==> flow/design.v <==
module sensor_if(input sens_active,reset,clk,output passed);
reg [255-1:0] shift_reg;
reg compleated,uninterupted;
  always @(posedge clk) begin
  if(~reset && sens_active && ~uninterupted)begin
      shift_reg <= {shift_reg[255-2:0], sens_active};
      if(shift_reg[255-1])begin
        uninterupted = 1;
        shift_reg <= 0;
      end
    end  
    if(~reset && uninterupted && ~sens_active)begin
      shift_reg <= {shift_reg[255-2:0], ~sens_active};
    end if(uninterupted && shift_reg[255-1] && ~sens_active) begin
      compleated = 1;
    end
    if(reset) begin
      shift_reg <= 0;
      compleated = 0;
      uninterupted = 0;
    end
  end
  assign passed = compleated;
endmodule
; ---- Reports on sensor_if
; Module sensor_if before and after one edit of its RTL, step after step.
; Lines under "orig" count in the file above, lines under "edited" in the edited file.
; "change" is "edited" less "orig", of the values as shown; "rel_change_pct" is that difference over "orig", in percent.
; Operators carry their Yosys type and port widths (W data, S select, Z words).
; Cell names lack the library's common part.
; A cell with - has no value.
[design]
top = sensor_if
clk_port = clk
cell_library = sky130hd
pvt_corner = tt_025C_1v80

; ---- Diff
; Unified diff, file above to edited file.
; This change comes from a script, not from a designer. The edited design behaves differently; no optimisation was intended.
; begin of diff
@@ -3,5 +3,5 @@
 reg compleated,uninterupted;
   always @(posedge clk) begin
-  if(~reset && sens_active && ~uninterupted)begin
+  if(~reset && sens_active || ~uninterupted)begin
       shift_reg <= {shift_reg[255-2:0], sens_active};
       if(shift_reg[255-1])begin
; end of diff

; ---- Word-level counts
; Source: Yosys, flattened and elaborated, memories not mapped. Widths are those after wreduce. Registers that Yosys merges into a memory's read port (data or address) are not register bits. Print and check cells do not count. Equal cells are merged and count once.
[bits]
columns = element, orig, edited, change, rel_change_pct
row1 = elab_cells, 18, 18, 0, 0.00
row2 = in_bits, 3, 3, 0, 0.00
row3 = out_inout_bits, 1, 1, 0, 0.00
row4 = reg_bits, 257, 257, 0, 0.00
[classes]
columns = element, orig, edited, change, rel_change_pct
row1 = reduce_logical, 7, 7, 0, 0.00
row2 = muxes, 5, 5, 0, 0.00
row3 = logic, 3, 3, 0, 0.00
[ops]
columns = cell, orig, edited, change, rel_change_pct
row1 = $logic_and A1 B1 Y1, 6, 5, -1, -16.67
row2 = $logic_or A1 B1 Y1, 0, 1, 1, -
row3 = $mux W255, 3, 3, 0, 0.00
row4 = $not A1 Y1, 3, 3, 0, 0.00
row5 = $mux W1, 2, 2, 0, 0.00
row6 = $reduce_bool A2 Y1, 1, 1, 0, 0.00

; ---- Logic depth
; Depth = most cells in a row (Yosys ltp): at word level without a register or memory, in the mapped netlist without a sequential cell, where the memories' decode and read muxes count.
[logic_depth]
columns = element, orig, edited, change, rel_change_pct
row1 = word_depth, 7, 7, 0, 0.00
row2 = abc_area, 0, 0, -, -
row3 = mapped_depth, 6, 4, -2, -33.33
row4 = mapped_depth_nobuf, 3, 2, -1, -33.33

; ---- After synthesis
; The flow's flattened synthesis, as Yosys stat reports it; memories are mapped. The netlist is that of the ABC_AREA named above (0 if unset); the other value can give another one.
[mapped]
columns = element, orig, edited, change, rel_change_pct
row1 = seqArea_um2, 5144.9, 5144.9, 0.0, 0.00
row2 = mapped_cells, 1143, 546, -597, -52.23
row3 = buffers, 113, 28, -85, -75.22
row4 = yosys_area_um2, 9295.2, 6990.5, -2304.7, -24.79
row5 = flip_flops, 257, 257, 0, 0.00
[by_type]
columns = cell_type, orig, edited, change, rel_change_pct
row1 = a21oi_1, 256, 1, -255, -99.61
row2 = nand2_1, 255, 0, -255, -100.00
row3 = and2_1, 0, 210, 210, -
row4 = o21ai_0, 154, 0, -154, -100.00
row5 = o21ai_1, 100, 0, -100, -100.00
row6 = clkbuf_1, 45, 0, -45, -100.00
row7 = and2_2, 0, 44, 44, -
row8 = buf_2, 41, 1, -40, -97.56
row9 = clkbuf_2, 13, 24, 11, 84.62
row10 = buf_6, 12, 3, -9, -75.00
row11 = buf_4, 2, 0, -2, -100.00
row12 = nor2_1, 3, 2, -1, -33.33
row13 = a211oi_1, 1, 0, -1, -100.00
row14 = and2b_1, 1, 0, -1, -100.00
row15 = nor3b_2, 1, 0, -1, -100.00
row16 = xnor2_1, 1, 0, -1, -100.00
row17 = a21oi_2, 0, 1, 1, -
row18 = o31a_2, 0, 1, 1, -
; Not every row of either side is listed.

; ---- Path before layout
; Path of least setup slack by OpenSTA after synthesis, without wires, with an ideal clock, recovery checks aside; 20% of the period is set as input and as output delay. Where synthesis merged equal registers, the netlist keeps one of their names.
[synth_path]
columns = element, orig, edited, change, rel_change_pct
row1 = kind, input to register, input to register, -, -
row2 = from, input reset, input sens_active, -, -
row3 = to, register shift_reg[202], register shift_reg[127], -, -
row4 = path_delay_ns, 0.893, 0.685, -0.208, -23.29
row5 = clock_period_ns, 5.0, 5.0, 0.0, 0.00
row6 = t_first_pin_ns, 1.000, 1.000, 0.000, 0.00
row7 = in_delay_ns, 1.000, 1.000, 0.000, 0.00
row8 = path_buffers, 3, 2, -1, -33.33
row9 = arrival_ns, 1.761, 1.628, -0.133, -7.55
row10 = driving_pins, 4, 4, 0, 0.00
row11 = slack_ns, 3.107, 3.314, 0.207, -
row12 = setup_ns, 0.132, 0.057, -0.075, -
row13 = required_ns, 4.868, 4.943, 0.075, 1.54
row14 = period_less_setup_slack_ns, 1.893, 1.686, -0.207, -10.94
; "path_delay_ns" is the arrival time less input delay plus setup time.
; "driving_pins" counts driving pins, that of a launching flip-flop among them; a cell with two outputs on the path counts twice.
; "period_less_setup_slack_ns" = period - worst setup slack (recovery checks aside). The figure is calculated, with input and output delays left at 20% of the set period.
; The rows between start and end are the longest chain of elaborated cells between them; the timing report does not say that the signal goes this way. Where chains are equally long, one stands for them.
; Each line given opens the expression or statement behind the cell; cells for indexed reads and writes are added by Yosys, which also makes memories of some case tables.
; A register here has more assigning lines than the two given.
[synth_between_orig]
path_cell_list = clkbuf_1 -> clkbuf_1 -> clkbuf_1 -> a21oi_1
elab_chain_len = 7
cone_cells = 9
cone_classes = 3 x mux; 1 x logic; 5 x reduce/logical
[synth_lines_orig]
columns = element, line
row1 = start: declaration, 1  ; module sensor_if(input sens_active,reset,clk,output passed);
row2 = $not A1 Y1, 5  ; if(~reset && sens_active && ~uninterupted)begin
row3 = $logic_and A1 B1 Y1 x2, 5
row4 = $mux W1, 5
row5 = $logic_and A1 B1 Y1 x2, 12  ; if(~reset && uninterupted && ~sens_active)begin
row6 = $mux W255, 12
row7 = end: assignment, 6  ; shift_reg <= {shift_reg[255-2:0], sens_active};
row8 = end: assignment, 13  ; shift_reg <= {shift_reg[255-2:0], ~sens_active};
row9 = end: declaration, 2  ; reg [255-1:0] shift_reg;
[synth_between_edited]
path_cell_list = a21oi_2 -> buf_6 -> clkbuf_2 -> and2_2
elab_chain_len = 6
cone_cells = 9
cone_classes = 3 x mux; 1 x logic; 5 x reduce/logical
[synth_lines_edited]
columns = element, line
row1 = start: declaration, 1  ; module sensor_if(input sens_active,reset,clk,output passed);
row2 = $logic_and A1 B1 Y1, 5  ; if(~reset && sens_active || ~uninterupted)begin
row3 = $logic_or A1 B1 Y1, 5
row4 = $mux W1, 5
row5 = $logic_and A1 B1 Y1 x2, 12  ; if(~reset && uninterupted && ~sens_active)begin
row6 = $mux W255, 12
row7 = end: assignment, 6  ; shift_reg <= {shift_reg[255-2:0], sens_active};
row8 = end: assignment, 13  ; shift_reg <= {shift_reg[255-2:0], ~sens_active};
row9 = end: declaration, 2  ; reg [255-1:0] shift_reg;

; ---- Path in the finished layout
; Path of least setup slack in the final report of each run of pair 1 (OpenROAD, finished layout, wires in). Where an end is a register, its clock arrival counts in the times.
[layout_path]
columns = element, orig, edited, change, rel_change_pct
row1 = kind, input to register, register to output, -, -
row2 = from, input sens_active, register compleated, -, -
row3 = to, register shift_reg[199], output passed, -, -
row4 = clock_period_ns, 5.0, 5.0, 0.0, 0.00
row5 = in_delay_ns, 1.00, -, -, -
row6 = setup_ns, 0.07, -, -, -
row7 = t_first_pin_ns, 1.00, 0.49, -0.51, -51.00
row8 = required_ns, 5.45, 4.00, -1.45, -26.61
row9 = path_buffers, 3, 1, -2, -66.67
row10 = driving_pins, 6, 2, -4, -66.67
row11 = out_delay_ns, -, 1.00, -, -
row12 = slack_ns, 2.48, 2.63, 0.15, -
row13 = arrival_ns, 2.96, 1.37, -1.59, -53.72
; The rows between start and end are the longest chain of elaborated cells between them; the timing report does not say that the signal goes this way. Where chains are equally long, one stands for them.
; A register here has more assigning lines than the two given.
[layout_between_orig]
path_cell_list = clkdlybuf4s50_1 -> nor3b_4 -> buf_6 -> buf_12 -> o21ai_0 -> a21oi_1
elab_chain_len = 6
cone_cells = 9
cone_classes = 3 x mux; 1 x logic; 5 x reduce/logical
[layout_lines_orig]
columns = element, line
row1 = start: declaration, 1  ; module sensor_if(input sens_active,reset,clk,output passed);
row2 = $logic_and A1 B1 Y1 x2, 5  ; if(~reset && sens_active && ~uninterupted)begin
row3 = $mux W1, 5
row4 = $logic_and A1 B1 Y1 x2, 12  ; if(~reset && uninterupted && ~sens_active)begin
row5 = $mux W255, 12
row6 = end: assignment, 6  ; shift_reg <= {shift_reg[255-2:0], sens_active};
row7 = end: assignment, 13  ; shift_reg <= {shift_reg[255-2:0], ~sens_active};
row8 = end: declaration, 2  ; reg [255-1:0] shift_reg;
[layout_between_edited]
path_cell_list = dfxtp_1 -> clkdlybuf4s50_1
elab_chain_len = 0
cone_cells = 0
lines_between = 0
[layout_lines_edited]
columns = element, line
row1 = start: declaration, 3  ; reg compleated,uninterupted;
row2 = start: assignment, 15  ; compleated = 1;
row3 = start: assignment, 19  ; compleated = 0;
row4 = end: declaration, 1  ; module sensor_if(input sens_active,reset,clk,output passed);

; ---- Measured runs
; Runs of the flow (Yosys, OpenROAD) on both versions; the two runs of a pair have the same settings. The constraints put input and output delay at 20% of the set period each and load the outputs with 0.01 pF.
[settings_pair_1]
CORE_UTILIZATION = 40
period_ns = 5.0
CAP_MARGIN = 20
CORE_MARGIN = 2
SLEW_MARGIN = 20
[results_pair_1]
columns = element, orig, edited, change, rel_change_pct
row1 = fin_ws_ns, 2.484, 2.635, 0.151, -
row2 = setupTns_ns, 0.000, 0.000, 0.000, -
row3 = finish.utilization_pct, 44.8, 46.4, 1.6, -
row4 = synthesis_area_um2, 9295.2, 6990.5, -2304.7, -24.79
row5 = final_die_area_um2, 24473.5, 18549.1, -5924.4, -24.21
row6 = finalCellArea_um2, 10174.8, 7968.9, -2205.9, -21.68
[settings_pair_2]
CELL_PAD_IN_SITES_DETAIL_PLACEMENT = 1
CORE_ASPECT_RATIO = 1.55
CORE_UTILIZATION = 25
CTS_CLUSTER_SIZE = 93
MIN_ROUTING_LAYER = met2
PLACE_DENSITY_LB_ADDON = 0.13
SETUP_SLACK_MARGIN = 0.39
period_ns = 2.65
CAP_MARGIN = 20
CORE_MARGIN = 2
SLEW_MARGIN = 20
[results_pair_2]
columns = element, orig, edited, change, rel_change_pct
row1 = fin_ws_ns, 0.715, 0.732, 0.017, -
row2 = setupTns_ns, 0.000, 0.000, 0.000, -
row3 = finish.utilization_pct, 29.0, 29.5, 0.5, -
row4 = synthesis_area_um2, 9295.2, 6990.5, -2304.7, -24.79
row5 = final_die_area_um2, 38776.3, 29347.3, -9429.0, -24.32
row6 = finalCellArea_um2, 10605.2, 8150.3, -2454.9, -23.15
